==> flow/design.v <==
module setHexValue (output reg [6:0] display, input [3:0] value);
always @(*)begin 
	case(value)
		0: display  <= 7'b0000001;
		1: display  <= 7'b1001111;
		2: display  <= 7'b0010010;
		3: display  <= 7'b0000110;
		4: display  <= 7'b1001100;
		5: display  <= 7'b0100100;
		6: display  <= 7'b0100000;
		7: display  <= 7'b0001111;
		8: display  <= 7'b0000000;
		9: display  <= 7'b0001100;
		10: display  <= 7'b0001000;
		11: display  <= 7'b1100000;
		12: display  <= 7'b0110001;
		14: display  <= 7'b0110000;
		15: display  <= 7'b0111000;
		default: display <= 7'b1111111;  
		endcase
end
endmodule
module displayHex(output [6:0] Out0, Out1, Out2, Out3, 
					output reg [6:0]Out4, Out5, 
					 Out6, Out7, Out8, Out9, Out10, Out11, Out12, Out13,
					 input [13:0] inputBinary);
reg [3:0] temp0, temp1, temp2, temp3;
wire [6:0] tempOut0, tempOut1, tempOut2, tempOut3;
always @(*)begin
	temp0 <= (inputBinary[0]*1) + (inputBinary[1]*2) +
			(inputBinary[2]*4)+ (inputBinary[3]*8);		
	temp1 <= (inputBinary[4]*1) + (inputBinary[5]*2) +
			(inputBinary[6]*4)+ (inputBinary[7]*8);			
	temp2 <= (inputBinary[8]*1) + (inputBinary[9]*2) +
			(inputBinary[10]*4)+ (inputBinary[11]*8);		
	temp3 <= (inputBinary[12]*1) + (inputBinary[13]*2);	
	Out4 <= 7'b1111111;
	Out5 <= 7'b1111111;
	Out6 <= 7'b1111111;
	Out7 <= 7'b1111111;
	Out8 <= 7'b1111111;
	Out9 <= 7'b1111111;
	Out10 <= 7'b1111111;
	Out11 <= 7'b1111111;
	Out12 <= 7'b1111111;
	Out13 <= 7'b1111111;	
end
setHexValue u1(tempOut0, temp0);
setHexValue u2(tempOut1, temp1);
setHexValue u3(tempOut2, temp2);
setHexValue u4(tempOut3, temp3);
assign Out0 = tempOut0;
assign Out1 = tempOut1;
assign Out2 = tempOut2;
assign Out3 = tempOut3;
endmodule
module displayBinary(output reg [6:0] Out0, Out1, Out2, Out3, Out4, Out5, 
					 Out6, Out7, Out8, Out9, Out10, Out11, Out12, Out13,
					input [13:0] inputBinary);
always @(*)begin
	Out0 <= (inputBinary[0] == 1'b0)?(7'b0000001):(7'b1001111);
	Out1 <= (inputBinary[1] == 1'b0)?(7'b0000001):(7'b1001111);
	Out2 <= (inputBinary[2] == 1'b0)?(7'b0000001):(7'b1001111);
	Out3 <= (inputBinary[3] == 1'b0)?(7'b0000001):(7'b1001111);
	Out4 <= (inputBinary[4] == 1'b0)?(7'b0000001):(7'b1001111);
	Out5 <= (inputBinary[5] == 1'b0)?(7'b0000001):(7'b1001111);
	Out6 <= (inputBinary[6] == 1'b0)?(7'b0000001):(7'b1001111);
	Out7 <= (inputBinary[7] == 1'b0)?(7'b0000001):(7'b1001111);
	Out8 <= (inputBinary[8] == 1'b0)?(7'b0000001):(7'b1001111);
	Out9 <= (inputBinary[9] == 1'b0)?(7'b0000001):(7'b1001111);
	Out10 <= (inputBinary[10] == 1'b0)?(7'b0000001):(7'b1001111);
	Out11 <= (inputBinary[11] == 1'b0)?(7'b0000001):(7'b1001111);
	Out12 <= (inputBinary[12] == 1'b0)?(7'b0000001):(7'b1001111);
	Out13 <= (inputBinary[13] == 1'b0)?(7'b0000001):(7'b1001111);
end 
endmodule
module mux21( 
output reg [6:0] disp0, disp1, disp2, disp3, disp4, disp5, disp6, disp7,  
				disp8, disp9, disp10, disp11, disp12, disp13,
input [13:0] inputBinary, 
input DispSelect);
wire [6:0]Out0, Out1, Out2, Out3, Out4, Out5, Out6, 
	Out7, Out8, Out9, Out10, Out11, Out12, Out13, 
	Out14, Out15, Out16, Out17, Out18, Out19, Out20, 
	Out21, Out22, Out23, Out24, Out25, Out26, Out27;
displayHex hex(Out0, Out1, Out2, Out3, Out4, Out5, Out6, Out7, Out8, 
			Out9, Out10, Out11, Out12, Out13,inputBinary);
displayBinary binary(Out14, Out15, Out16, Out17, Out18, Out19, Out20, 
			Out21, Out22, Out23, Out24, Out25, Out26, Out27, inputBinary);	
always@ (*)begin
	if (DispSelect == 1'b1)begin 
		disp0 <= Out0;
		disp1 <= Out1;
		disp2 <= Out2;
		disp3 <= Out3;
		disp4 <= Out4;
		disp5 <= Out5;
		disp6 <= Out6;
		disp7 <= Out7;
		disp8 <= Out8;
		disp9 <= Out9;
		disp10 <= Out10;
		disp11 <= Out11;
		disp12 <= Out12;
		disp13 <= Out13;
		end
	else begin 
		disp0 <= Out14;
		disp1 <= Out15;
		disp2 <= Out16;
		disp3 <= Out17;
		disp4 <= Out18;
		disp5 <= Out19;
		disp6 <= Out20;
		disp7 <= Out21;
		disp8 <= Out22;
		disp9 <= Out23;
		disp10 <= Out24;
		disp11 <= Out25;
		disp12 <= Out26;
		disp13 <= Out27;
		end
end
endmodule
module MUX81 (
    output reg [13:0] dout,
    input [2:0] sel,
    input [13:0] d1, d2, d3, d4, d5, d6, d7, d8,
    input clk);
    always @ (posedge clk) begin
        casez(sel)
            3'b000: dout <= d1;
            3'b001: dout <= d2;
            3'b010: dout <= d3;
            3'b011: dout <= d4;
            3'b100: dout <= d5;
            3'b101: dout <= d6;
            3'b110: dout <= d7;
            3'b111: dout <= d8;
            default: dout <= 14'bz;
        endcase
    end
endmodule
module register(
    output reg [13:0] q,
    input [13:0] R, ALUout,
    input clk, ldR, ldALU, rst);
    always @ (posedge clk) begin
        if (rst == 1'b1) q <= 14'b0;
        else if (ldR == 1'b1) q <= R;
        else if (ldALU == 1'b1) q <= ALUout;
    end
endmodule
module registerArray(
    output [13:0] rout1, rout2, ramOut,
    input [13:0] rin, ALUin,
    input [7:0] ldR, ldALU,
    input [2:0] selrd1, selrd2, selram,
    input clk, rst);
    wire [13:0] rd0, rd1, rd2, rd3, rd4, rd5, rd6, rd7;
    register R0 (rd0, rin, ALUin, clk, ldR[0], ldALU[0], rst);  
    register R1 (rd1, rin, ALUin, clk, ldR[1], ldALU[1], rst);  
    register R2 (rd2, rin, ALUin, clk, ldR[2], ldALU[2], rst);  
    register R3 (rd3, rin, ALUin, clk, ldR[3], ldALU[3], rst);  
    register R4 (rd4, rin, ALUin, clk, ldR[4], ldALU[4], rst);  
    register R5 (rd5, rin, ALUin, clk, ldR[5], ldALU[5], rst);  
    register R6 (rd6, rin, ALUin, clk, ldR[6], ldALU[6], rst);  
    register R7 (rd7, rin, ALUin, clk, ldR[7], ldALU[7], rst);  
    MUX81 M1 (rout1, selrd1, rd0, rd1, rd2, rd3, rd4, rd5, rd6, rd7, clk);
    MUX81 M2 (rout2, selrd2, rd0, rd1, rd2, rd3, rd4, rd5, rd6, rd7, clk);
    MUX81 M3 (ramOut, selram, rd0, rd1, rd2, rd3, rd4, rd5, rd6, rd7, clk);
endmodule
module ALU (ALU_OUTPUT, ALU_FLAGS, A, B, ALU_OpCode, en, rstFlags, clk);
	output reg [13:0] ALU_OUTPUT;
	output reg [2:0] ALU_FLAGS;
	input [13:0] A, B;
	input [4:0] ALU_OpCode;
	input en, rstFlags, clk;
	reg [27:0] tempMult;
	reg [14:0] tempOver;
	always @(posedge clk or posedge rstFlags) begin
		if (rstFlags == 1'b1) begin  
			ALU_OUTPUT <= 14'd0;
			ALU_FLAGS <= 2'd0;
			tempMult <= 15'd0;
			tempOver <= 15'd0;
		end
		else if (en) case (ALU_OpCode)
			5'b00000: ALU_OUTPUT <= 14'b0;  
			5'b00001: ALU_OUTPUT <= 14'b0;  
			5'b00010: ALU_OUTPUT <= 14'b0;  
			5'b00011: begin  
					tempOver = A + B;
					if (tempOver[14] == 1'b1) ALU_FLAGS <= 3'd3;  
					ALU_OUTPUT <= tempOver[13:0];
			end
			5'b00100: begin  
					if (A < B) begin
						ALU_FLAGS <= 3'd4;  
						ALU_OUTPUT <= 14'b0;
					end
					else ALU_OUTPUT <= A - B; 
			end
			5'b00101: begin  
					tempMult = A * B;
					if (tempMult > 14'd255) ALU_FLAGS <= 3'd3;  
					ALU_OUTPUT <= tempMult[13:0];
			end
			5'b00110: begin  
					if (B == 1'd0) begin
						ALU_FLAGS <= 3'd5;  
						ALU_OUTPUT <= A;
					end
					else ALU_OUTPUT <= A / B; 
			end
			5'b00111: ALU_FLAGS <= (A < B) ? 3'd1:3'd2;  
			5'b01000: ALU_FLAGS <= (A > B) ? 3'd1:3'd2;  
			5'b01001: ALU_FLAGS <= (A <= B) ? 3'd1:3'd2;  
			5'b01010: ALU_FLAGS <= (A >= B) ? 3'd1:3'd2;  
			5'b01011: ALU_FLAGS <= (A == B) ? 3'd1:3'd2;  
			5'b01100: ALU_FLAGS <= (A != B) ? 3'd1:3'd2;  
			5'b01101: ALU_OUTPUT <= A & B;  
			5'b01110: ALU_OUTPUT <= A | B;  
			5'b01111: ALU_OUTPUT <= ~A;  
			5'b10000: ALU_OUTPUT <= A ^ B;  
			5'b10001: begin  
					tempOver = (~A) + 1; 
					if (tempOver[14] == 1'b1) ALU_FLAGS <= 3'd3;  
					ALU_OUTPUT <= tempOver[13:0];
			end
			5'b10010: ALU_OUTPUT <= A << B;  
			5'b10011: ALU_OUTPUT <= A >> B;  
			5'b10100: ALU_OUTPUT <= A << 1;  
			5'b10101: ALU_OUTPUT <= A >> 1;  
			5'b10110: ALU_OUTPUT <= A <<< 1;  
			5'b10111: ALU_OUTPUT <= A >>> 1;  
			5'b11000: ALU_OUTPUT <= {A[12:0], A[13]};  
			5'b11001: ALU_OUTPUT <= {A[0], A[13:1]};  
			5'b11010: ALU_OUTPUT <= 14'b0;  
			5'b11011: ALU_OUTPUT <= 14'b0;  
			5'b11100: begin 
					if((A % 2'd2)== 0) ALU_FLAGS <= 3'd6;
					else ALU_FLAGS <= 3'd7;
			end	
			5'b11101: ALU_OUTPUT <= A;  
			5'b11110: ALU_OUTPUT <= 14'b0;  
			5'b11111: ALU_OUTPUT <= 14'b0;  
			default: ALU_FLAGS <= 3'd0;
		endcase
	end
endmodule
module controlUnit (
    output reg readRAM, writeRAM, ldA, ldB,
    output reg [5:0] address,
    output reg [4:0] opcode,
    output reg [7:0] ldALU, ldR,
    output reg [2:0] result, rega, regb, selram,
    output reg displaySelect,
    output aluEn, halted,
    input [13:0] RAMdata,
    input clk, rst);
    reg [3:0] state;
    reg [5:0] pc;
    reg [13:0] currentInstruction;
    assign aluEn = (state == 4'b0011) || (state == 4'b0110);
    assign halted = (state == 4'b1111);
    always @ (posedge clk, posedge rst) begin
        if (rst == 1'b1) begin
            state <= 4'b0000;
            readRAM <= 1'b0;
            writeRAM <= 1'b0;
            ldA <= 1'b0;
            ldB <= 1'b0;
            displaySelect <= 1'b0;
            selram <= 3'b000;
            opcode <= 5'b00000;
            address <= 6'b000000;
            result <= 3'b000;
            rega <= 3'b000;
            regb <= 3'b000;
            ldALU <= 8'b00000000;
            ldR <= 8'b00000000;
            pc <= 6'b000000;
            currentInstruction <= 14'b0;
        end
        else begin
            case(state)
                4'b0000: begin  
                    readRAM <= 1'b1;
                    state <= 4'b0001;
                    address <= pc;
                end
                4'b0001: begin  
                    readRAM <= 1'b0;
                    opcode <= RAMdata[13:9];
                    result <= RAMdata[8:6];
                    rega <= RAMdata[5:3];
                    regb <= RAMdata[2:0];
                    currentInstruction <= RAMdata[13:0];
                    state <= 4'b0010;
                end
                4'b0010: begin  
                    case (opcode)
                        5'b00000:     state <= 4'b0110;
                        5'b00001:       state <= 4'b0110;
                        5'b00010:      state <= 4'b0110;
                        5'b00011:       state <= 4'b0011;
                        5'b00100:       state <= 4'b0011;
                        5'b00101:       state <= 4'b0011;
                        5'b00110:       state <= 4'b0011;
                        5'b00111:     state <= 4'b0110;
                        5'b01000:     state <= 4'b0110;
                        5'b01001:     state <= 4'b0110;
                        5'b01010:     state <= 4'b0110;
                        5'b01011:     state <= 4'b0110;
                        5'b01100:     state <= 4'b0110;
                        5'b01101:      state <= 4'b0011;
                        5'b01110:       state <= 4'b0011;
                        5'b01111:      state <= 4'b0011;
                        5'b10000:      state <= 4'b0011;
                        5'b10001:   state <= 4'b0011;
                        5'b10010:      state <= 4'b0011;
                        5'b10011:      state <= 4'b0011;
                        5'b10100:       state <= 4'b0011;
                        5'b10101:       state <= 4'b0011;
                        5'b10110:       state <= 4'b0011;
                        5'b10111:       state <= 4'b0011;
                        5'b11000:       state <= 4'b0011;
                        5'b11001:       state <= 4'b0011;
                        5'b11010:     state <= 4'b1100;
                        5'b11011:     state <= 4'b1101;
                        5'b11100:       state <= 4'b0110;
                        5'b11101:       state <= 4'b0011;
                        5'b11110:       state <= 4'b0100;
                        5'b11111:       state <= 4'b0101;
                        default:    state <= 4'b0000;
                    endcase
                end
                4'b0011: begin  
                    case(result)
                        3'b000: ldALU <= 8'b00000001;
                        3'b001: ldALU <= 8'b00000010;
                        3'b010: ldALU <= 8'b00000100;
                        3'b011: ldALU <= 8'b00001000;
                        3'b100: ldALU <= 8'b00010000;
                        3'b101: ldALU <= 8'b00100000;
                        3'b110: ldALU <= 8'b01000000;
                        3'b111: ldALU <= 8'b10000000;
                        default: ldALU <= 8'b00000000;
                    endcase
                    state <= 4'b0111;
                end
                4'b0100: begin  
                    readRAM <= 1'b1;
                    address <= RAMdata[5:0];
                    case(result)
                        3'b000: ldR <= 8'b00000001;
                        3'b001: ldR <= 8'b00000010;
                        3'b010: ldR <= 8'b00000100;
                        3'b011: ldR <= 8'b00001000;
                        3'b100: ldR <= 8'b00010000;
                        3'b101: ldR <= 8'b00100000;
                        3'b110: ldR <= 8'b01000000;
                        3'b111: ldR <= 8'b10000000;
                        default: ldR <= 8'b00000000;
                    endcase
                    state <= 4'b0111;
                end
                4'b0101: begin  
                    address <= RAMdata[5:0];
                    selram <= result;
                    state <= 4'b0111;
                end
                4'b0110: begin  
                    if (opcode == 5'b00001) state <= 4'b1111;
                    else state <= 4'b0111;
                end
                4'b0111: begin  
                    if (opcode == 5'b11111) writeRAM <= 1'b1;
                    if (opcode == 5'b11010) displaySelect <= 1'b0;
                    if (opcode == 5'b11011) displaySelect <= 1'b1;
                    state <= 4'b1000;
                end 
                4'b1000: begin  
                    state <= 4'b1011;
                end
                4'b1001: begin
                end
                4'b1010: begin
                end
                4'b1011: begin  
                    ldALU <= 8'b00000000;
                    readRAM <= 1'b0;
                    ldR <= 8'b00000000;
                    writeRAM <= 1'b0;
                    ldA <= 1'b0;
                    pc <= pc + 1;
                    state <= 4'b0000;
                end
                4'b1100: begin  
                    ldA <= 1'b1;
                    state <= 4'b0111;
                end
                4'b1101: begin  
                    ldA <= 1'b1;
                    state <= 4'b0111;
                end
                4'b1111: begin  
                    state <= 4'b1111;
                end
                default: state <= 4'b0000;
            endcase
        end
    end
endmodule
module CPU (
    output [6:0] disp0, disp1, disp2, disp3, disp4, disp5, disp6, disp7, disp8, disp9, disp10, disp11, disp12, disp13,
    output [2:0] flags,
    output halted,
    output [5:0] mem_addr,
    output mem_wr,
    output [13:0] mem_wdata,
    input [13:0] mem_rdata,
    input clk, rst);
    wire [13:0] data_o, A, B, ALUout, ramOut, inputBinary;
    wire [7:0] ldR, ldALU;
    wire [5:0] address;
    wire [4:0] opcode;
    wire [2:0] result, rega, regb, selram;
    wire readRAM, writeRAM, displaySelect, ldA, ldB, aluEn;
    assign data_o = mem_rdata;
    assign mem_addr = address;
    assign mem_wr = writeRAM;
    assign mem_wdata = ramOut;
    registerArray RA1 (A, B, ramOut, data_o, ALUout, ldR, ldALU, rega, regb, selram, clk, rst);
    ALU A1 (ALUout, flags, A, B, opcode, aluEn, rst, clk);
    controlUnit CU1 (readRAM, writeRAM, ldA, ldB, address, opcode, ldALU, ldR, result, rega, regb, selram, displaySelect, aluEn, halted, data_o, clk, rst);
    register disreg (inputBinary, A, B, clk, ldA, ldB, rst);
    mux21 display (disp0, disp1, disp2, disp3, disp4, disp5, disp6, disp7, disp8, disp9, disp10, disp11, disp12, disp13, inputBinary, displaySelect); 
endmodule
---- Reports on CPU ----
The steps from the RTL of CPU to its reports follow in flow order.
Line numbers count from 1 in the design file above.
Cell names lack the library's common part.
The mark n/a stands for no value.
inputs
  top ..................................... CPU
  clock input ............................. clk
  library ................................. sky130hd
  library corner .......................... tt_025C_1v80

---- Word-level counts ----
Yosys after proc, flatten, opt, wreduce and memory -nomap, before mapping. Memory bits, and registers merged into a memory's read port (data or address), are not among the register bits. Print and check cells are not counted.
Memory sizes are those after Yosys's memory passes, which may raise the word count (mostly to a power of two), join words into wider ones and drop unused or constant bits.
bit counts
  output and inout port bits .............. 123
  register bits after elaboration ......... 237
  elaborated cells ........................ 245
  latch bits .............................. 0
  clocked read ports x word width ......... 0
  bits in read-only memories .............. 704
  memories kept ........................... 7
  bits of input ports ..................... 16
  bits in writable memories ............... 0
memories
  memory           words  width  rd ports  write ports  line  source
  (no name shown)  32     4      1         0            303   case (opcode)
  (no name shown)  16     7      1         0            3     case(value)
  (no name shown)  16     7      1         0            3
  (no name shown)  16     7      1         0            3
  (no name shown)  16     7      1         0            3
  (no name shown)  8      8      1         0            340   case(result)
Memories not listed: 1.
operators by class
  add/subtract/negate cells ............... 14
  multipliers ............................. 1
  bitwise logic cells ..................... 5
  shifts and indexed selects .............. 2
  reductions and logical operators ........ 35
  mux-type cells .......................... 74
  div/mod/pow operators ................... 1
  equal/unequal tests ..................... 74
  $lt $le $gt $ge ......................... 5
operators with widths
  cell                                                  count
  multiplier 14 x 14 -> 28 bit                          1
  case mux 14 bit (select 8 bit)                        3
  2-to-1 mux 14 bit                                     19
  case mux 14 bit (select 17 bit)                       1
  divider 14 x 14 -> 14 bit                             1
  2-to-1 mux 7 bit                                      28
  == test 5 bit (second input constant)                 16
  == test 5 x 4 -> 1 bit (second input constant)        8
  == test 3 bit (second input constant)                 12
  case mux 3 bit (select 12 bit)                        1
  case mux 4 bit (select 9 bit)                         1
  zero test 32 bit                                      1
  case mux 8 bit (select 2 bit)                         2
  nonzero test 2 bit                                    14
  > comparator 28 x 8 -> 1 bit (second input constant)  1
  == test 4 bit (second input constant)                 7
  == test 5 x 3 -> 1 bit (second input constant)        4
  == test 3 x 2 -> 1 bit (second input constant)        6
  nonzero test 17 bit                                   1
  == test 4 x 3 -> 1 bit (second input constant)        4
  adder 14 x 14 -> 15 bit                               1
  NOT 14 -> 15 bit                                      1
  adder 15 x 1 -> 15 bit (second input constant)        1
  2-to-1 mux 3 bit                                      5
  subtractor 14 bit                                     1
  greater-or-equal comparator 14 bit                    1
  > comparator 14 bit                                   1
  <= comparator 14 bit                                  1
Not listed: further kinds 35, cells in them 68.

---- Depth ----
Longest topological path by Yosys (ltp), each cell counted once; first at word level (registers and memories cut), then after technology mapping (sequential cells cut; the memories' decode and read muxes count).
depth
  depth in word-level cells ............... 4
  ABC_AREA ................................ 0
  gate-level depth with buffers ........... 119
  mapped depth without buffers ............ 112

---- Mapped cells and area ----
Yosys stat after the flow's synthesis: flattened, memories mapped to cells. It holds for the ABC_AREA given above (unset counts as 0); a run with the other value may have another netlist.
cells by type
  type      count  total area (um2)
  dfxtp_1   168    3.36E+03
  ha_1      260    3253.12
  fa_1      143    2.86E+03
  nor2_1    550    2064.48
  dfrtp_1   69     1.73E+03
  mux2i_1   166    1.66E+03
  a21oi_1   270    1.35E+03
  nand2_1   328    1.23E+03
  mux4_2    54     1.22E+03
  o21ai_0   191    955.917
  inv_1     246    923.386
  clkbuf_1  233    874.589
  mux2_2    66     743.213
  buf_4     62     465.446
  nor3_1    91     455.437
  o21a_1    55     412.896
  xnor2_1   47     411.645
  xor2_1    29     253.994
Other cell types: 81; their cells: 725.
synthesis totals
  cell count .............................. 3753
  chip area (Yosys) ....................... 29413.2 um2
  buffers ................................. 334
  sequential part of the area ............. 5089.9 um2
  mapped flip-flops ....................... 237
The figures by module come from a second, unflattened synthesis with its own total; it is not the netlist above.
unflattened totals
  cell total of the unflattened synthesis .. 3815
  area (unflattened synthesis) ............ 32234.7 um2
Rows give one instance, submodules left out.
modules
  module         cells  times used  area (um2)  seq. area (um2)
  ALU            2209   1           16449.5     425.4
  register       62     9           659.4       280.3
  MUX81          136    3           1271.2      280.3
  controlUnit    219    1           2531.2      1326.3
  mux21          109    1           1258.7      0.0
  setHexValue    35     4           242.7       0.0
  displayBinary  100    1           743.2       0.0
  displayHex     72     1           533.0       0.0
  CPU            0      1           0.0         0.0
  registerArray  0      1           0.0         0.0

---- Worst setup path after synthesis ----
Path of least setup slack by OpenSTA after synthesis, without wires, with an ideal clock, recovery checks aside; 20% of the period is set as input and as output delay. Where synthesis merged equal registers, the netlist keeps one of their names.
path post-synthesis
  path kind ............................... reg2reg
  start point ............................. reg RA1.M2.dout[0]
  end point ............................... reg A1.ALU_OUTPUT[0]
  setup time .............................. 0.142 ns
  path buffers ............................ 9
  launch time at the first pin ............ 0.000 ns
  period .................................. 24.0 ns
  path slack .............................. 0.107 ns
  data required time ...................... 23.858 ns
  stages on the path ...................... 112
  delay of the path ....................... 23.894 ns
  arrival ................................. 23.752 ns
  synthesis period reached ................ 23.893 ns
"delay of the path" = arrival - input delay + setup time.
"stages on the path" counts driving pins, that of a launching flip-flop among them; a cell with two outputs on the path counts twice.
"synthesis period reached" = period - worst setup slack (recovery checks aside). The figure is calculated, with input and output delays left at 20% of the set period.
Between the ends stands the longest chain of elaborated cells between them, by number of cells; it is not shown to be the way that was timed. Of several equally long chains one is given.
Each line given opens the expression or statement behind the cell; cells for indexed reads and writes are added by Yosys, which also makes memories of some case tables.
At most two assigning lines are given for a register; there are more.
on the way, post-synthesis
  cells stage by stage .................... dfxtp_1 -> clkbuf_1 -> clkinv_1 -> clkbuf_1 -> ha_1 -> o21bai_1 -> nor3_1 -> nor2_1 -> a21oi_1 -> ha_1 -> o21a_1 -> nor2_1 -> or4_1 -> nand2_1 -> ha_1 -> o21a_1 -> o21ai_0 -> a2111oi_4 -> (+76 left out) -> o21a_1 -> o2111ai_1 -> a31oi_1 -> and4_1 -> o31a_1 -> o21ai_0 -> a21oi_1 -> clkbuf_1 -> mux2_2 -> ha_1 -> nor2b_1 -> o31a_1 -> o21a_1 -> o21ai_0 -> a21oi_1 -> o21a_1 -> o2111ai_1 -> a32oi_1
  length of the longest elaborated chain .. 3
  elaborated cells between the ends (all ways) .. 14
  classes of those cells .................. add/sub (2); mul (1); div (1); compare (1); shift (2); mux (3); logic (3); reduce/logical (1)
ends and longest elaborated chain, post-synthesis
  what                             line  source
  from (decl)                      126   output reg [13:0] dout,
  from (assign)                    132   3'b000: dout <= d1;
  from (assign)                    133   3'b001: dout <= d2;
  divider 14 x 14 -> 14 bit        214   else ALU_OUTPUT <= A / B;
  2-to-1 mux 14 bit                210   if (B == 1'd0) begin
  case mux 14 bit (select 17 bit)  188   else if (en) case (ALU_OpCode)
  to (assign)                      195   ALU_OUTPUT <= tempOver[13:0];
  to (assign)                      202   else ALU_OUTPUT <= A - B;
  to (decl)                        174   output reg [13:0] ALU_OUTPUT;

---- Worst path after layout ----
From the final timing report of entry C: the path of least setup slack in the routed layout; clock arrival at registers is part of the times.
path post-layout
  path kind ............................... reg2reg
  start point ............................. reg RA1.M2.dout[0]
  end point ............................... reg A1.ALU_OUTPUT[0]
  period .................................. 14.4 ns
  arrival ................................. 21.52 ns
  path slack .............................. -6.67 ns
  setup time .............................. 0.13 ns
  launch time at the first pin ............ 0.59 ns
  path buffers ............................ 11
  data required time ...................... 14.85 ns
  stages on the path ...................... 110
Between the ends stands the longest chain of elaborated cells between them, by number of cells; it is not shown to be the way that was timed. Of several equally long chains one is given.
At most two assigning lines are given for a register; there are more.
on the way, post-layout
  cells stage by stage .................... dfxtp_4 -> clkinv_8 -> ha_4 -> o21bai_4 -> nor3_4 -> nor2_1 -> a21oi_2 -> ha_1 -> o21a_1 -> buf_4 -> buf_4 -> a221o_1 -> nand3_1 -> and2_1 -> ha_1 -> inv_1 -> a2111oi_4 -> buf_4 -> (+74 left out) -> o2111ai_2 -> a31oi_2 -> and4_1 -> o31a_1 -> o21ai_2 -> a21oi_4 -> buf_4 -> buf_4 -> mux2_2 -> a31oi_4 -> ha_4 -> nand2_1 -> nor4_2 -> o21a_1 -> o21ai_2 -> o211ai_1 -> nor3_2 -> a32oi_1
  length of the longest elaborated chain .. 3
  elaborated cells between the ends (all ways) .. 14
  classes of those cells .................. add/sub (2); mul (1); div (1); compare (1); shift (2); mux (3); logic (3); reduce/logical (1)
ends and longest elaborated chain, post-layout
  what                             line  source
  from (decl)                      126   output reg [13:0] dout,
  from (assign)                    132   3'b000: dout <= d1;
  from (assign)                    133   3'b001: dout <= d2;
  divider 14 x 14 -> 14 bit        214   else ALU_OUTPUT <= A / B;
  2-to-1 mux 14 bit                210   if (B == 1'd0) begin
  case mux 14 bit (select 17 bit)  188   else if (en) case (ALU_OpCode)
  to (assign)                      195   ALU_OUTPUT <= tempOver[13:0];
  to (assign)                      202   else ALU_OUTPUT <= A - B;
  to (decl)                        174   output reg [13:0] ALU_OUTPUT;

Memo
Re: implementation data of CPU

Measured results for CPU: 4 stored runs of the Yosys and OpenROAD flow on sky130hd. The settings differ; the order carries no meaning. The constraints put input and output delay at 20% of the set period each and load the outputs with 0.01 pF.
"worst setup path time" = time allowed to the worst setup path (clock period - input delay - output delay, where it has them) - its slack; a late launch clock adds to it, a late capture clock takes from it.

======== entry A ========
==> flow/run.sh <==
#!/bin/bash
# the make line also repeats the synthesis and layout settings of config.mk as NAME=value (left out here)
make -C /OpenROAD-flow-scripts/flow DESIGN_CONFIG=/design/flow/config.mk WORK_HOME=/design/flow/orfs CLKGATE_MAP_FILE= finish
==> flow/config.mk <==
export PLATFORM = sky130hd
export DESIGN_NAME = CPU
export DESIGN_NICKNAME = CPU
export VERILOG_FILES = /design/flow/design.v
export SDC_FILE = /design/flow/constraint.sdc
export NUM_CORES = 4
export LEC_CHECK = 0
export CAP_MARGIN = 20
export CELL_PAD_IN_SITES_GLOBAL_PLACEMENT = 3
export CORE_MARGIN = 2
export CORE_UTILIZATION = 65
export GPL_ROUTABILITY_DRIVEN = 0
export GPL_TIMING_DRIVEN = 1
export MIN_ROUTING_LAYER = met1
export SLEW_MARGIN = 20
==> flow/constraint.sdc <==
create_clock -name core_clock -period 37.0 [get_ports {clk}]
set_input_delay 7.4000 -clock core_clock [delete_from_list [all_inputs] [get_ports {clk}]]
set_output_delay 7.4000 -clock core_clock [all_outputs]
set_load 0.01 [all_outputs]

-------- entry A --------
  did not finish, placement stopped with GPL-0301

======== entry B ========
==> flow/run.sh <==
#!/bin/bash
# the make line also repeats the synthesis and layout settings of config.mk as NAME=value (left out here)
make -C /OpenROAD-flow-scripts/flow DESIGN_CONFIG=/design/flow/config.mk WORK_HOME=/design/flow/orfs CLKGATE_MAP_FILE= finish
==> flow/config.mk <==
export PLATFORM = sky130hd
export DESIGN_NAME = CPU
export DESIGN_NICKNAME = CPU
export VERILOG_FILES = /design/flow/design.v
export SDC_FILE = /design/flow/constraint.sdc
export NUM_CORES = 4
export LEC_CHECK = 0
export ABC_AREA = 0
export CAP_MARGIN = 15
export CELL_PAD_IN_SITES_DETAIL_PLACEMENT = 1
export CORE_ASPECT_RATIO = 0.97
export CORE_MARGIN = 7
export CORE_UTILIZATION = 63
export CTS_CLUSTER_DIAMETER = 245
export CTS_CLUSTER_SIZE = 45
export GPL_ROUTABILITY_DRIVEN = 0
export HOLD_SLACK_MARGIN = 0.12
export MAX_ROUTING_LAYER = met5
export PLACE_DENSITY_LB_ADDON = 0.11
export SETUP_SLACK_MARGIN = 2.91
export SLEW_MARGIN = 20
export TNS_END_PERCENT = 45
==> flow/constraint.sdc <==
create_clock -name core_clock -period 18.1 [get_ports {clk}]
set_input_delay 3.6200 -clock core_clock [delete_from_list [all_inputs] [get_ports {clk}]]
set_output_delay 3.6200 -clock core_clock [all_outputs]
set_load 0.01 [all_outputs]

-------- entry B --------
  did not finish, placement stopped with DPL-0033

======== entry C ========
==> flow/run.sh <==
#!/bin/bash
# the make line also repeats the synthesis and layout settings of config.mk as NAME=value (left out here)
make -C /OpenROAD-flow-scripts/flow DESIGN_CONFIG=/design/flow/config.mk WORK_HOME=/design/flow/orfs CLKGATE_MAP_FILE= finish
==> flow/config.mk <==
export PLATFORM = sky130hd
export DESIGN_NAME = CPU
export DESIGN_NICKNAME = CPU
export VERILOG_FILES = /design/flow/design.v
export SDC_FILE = /design/flow/constraint.sdc
export NUM_CORES = 4
export LEC_CHECK = 0
export ABC_AREA = 0
export CAP_MARGIN = 20
export CELL_PAD_IN_SITES_DETAIL_PLACEMENT = 1
export CELL_PAD_IN_SITES_GLOBAL_PLACEMENT = 2
export CORE_MARGIN = 2
export CORE_UTILIZATION = 17
export CTS_CLUSTER_DIAMETER = 73
export CTS_CLUSTER_SIZE = 98
export GPL_ROUTABILITY_DRIVEN = 0
export GPL_TIMING_DRIVEN = 1
export HOLD_SLACK_MARGIN = -0.06
export MAX_ROUTING_LAYER = met4
export MIN_ROUTING_LAYER = met1
export PLACE_DENSITY_LB_ADDON = 0.1
export SLEW_MARGIN = 30
==> flow/constraint.sdc <==
create_clock -name core_clock -period 14.4 [get_ports {clk}]
set_input_delay 2.8800 -clock core_clock [delete_from_list [all_inputs] [get_ports {clk}]]
set_output_delay 2.8800 -clock core_clock [all_outputs]
set_load 0.01 [all_outputs]

-------- measured, entry C --------
  utilization ............................. 0.221
  worst setup path time ................... 21.07 ns
  critical path kind ...................... reg2reg
  smallest setup slack .................... -6.668 ns
  area inside the die boundary ............ 176362.0 um2
  setup total negative slack .............. -16.146 ns
  synthesis area .......................... 29413.2 um2
  standard-cell area of the final layout .. 37987.7 um2

======== entry D ========
==> flow/run.sh <==
#!/bin/bash
# the make line also repeats the synthesis and layout settings of config.mk as NAME=value (left out here)
make -C /OpenROAD-flow-scripts/flow DESIGN_CONFIG=/design/flow/config.mk WORK_HOME=/design/flow/orfs CLKGATE_MAP_FILE= finish
==> flow/config.mk <==
export PLATFORM = sky130hd
export DESIGN_NAME = CPU
export DESIGN_NICKNAME = CPU
export VERILOG_FILES = /design/flow/design.v
export SDC_FILE = /design/flow/constraint.sdc
export NUM_CORES = 4
export LEC_CHECK = 0
export ABC_AREA = 0
export CAP_MARGIN = 15
export CELL_PAD_IN_SITES_DETAIL_PLACEMENT = 1
export CORE_ASPECT_RATIO = 0.97
export CORE_MARGIN = 7
export CORE_UTILIZATION = 63
export CTS_CLUSTER_DIAMETER = 245
export CTS_CLUSTER_SIZE = 45
export GPL_ROUTABILITY_DRIVEN = 1
export MAX_ROUTING_LAYER = met5
export PLACE_DENSITY = 0.6
export SETUP_SLACK_MARGIN = 2.91
export SLEW_MARGIN = 20
export TNS_END_PERCENT = 45
==> flow/constraint.sdc <==
create_clock -name core_clock -period 18.1 [get_ports {clk}]
set_input_delay 3.6200 -clock core_clock [delete_from_list [all_inputs] [get_ports {clk}]]
set_output_delay 3.6200 -clock core_clock [all_outputs]
set_load 0.01 [all_outputs]

-------- entry D --------
  did not finish, placement stopped with DPL-0033
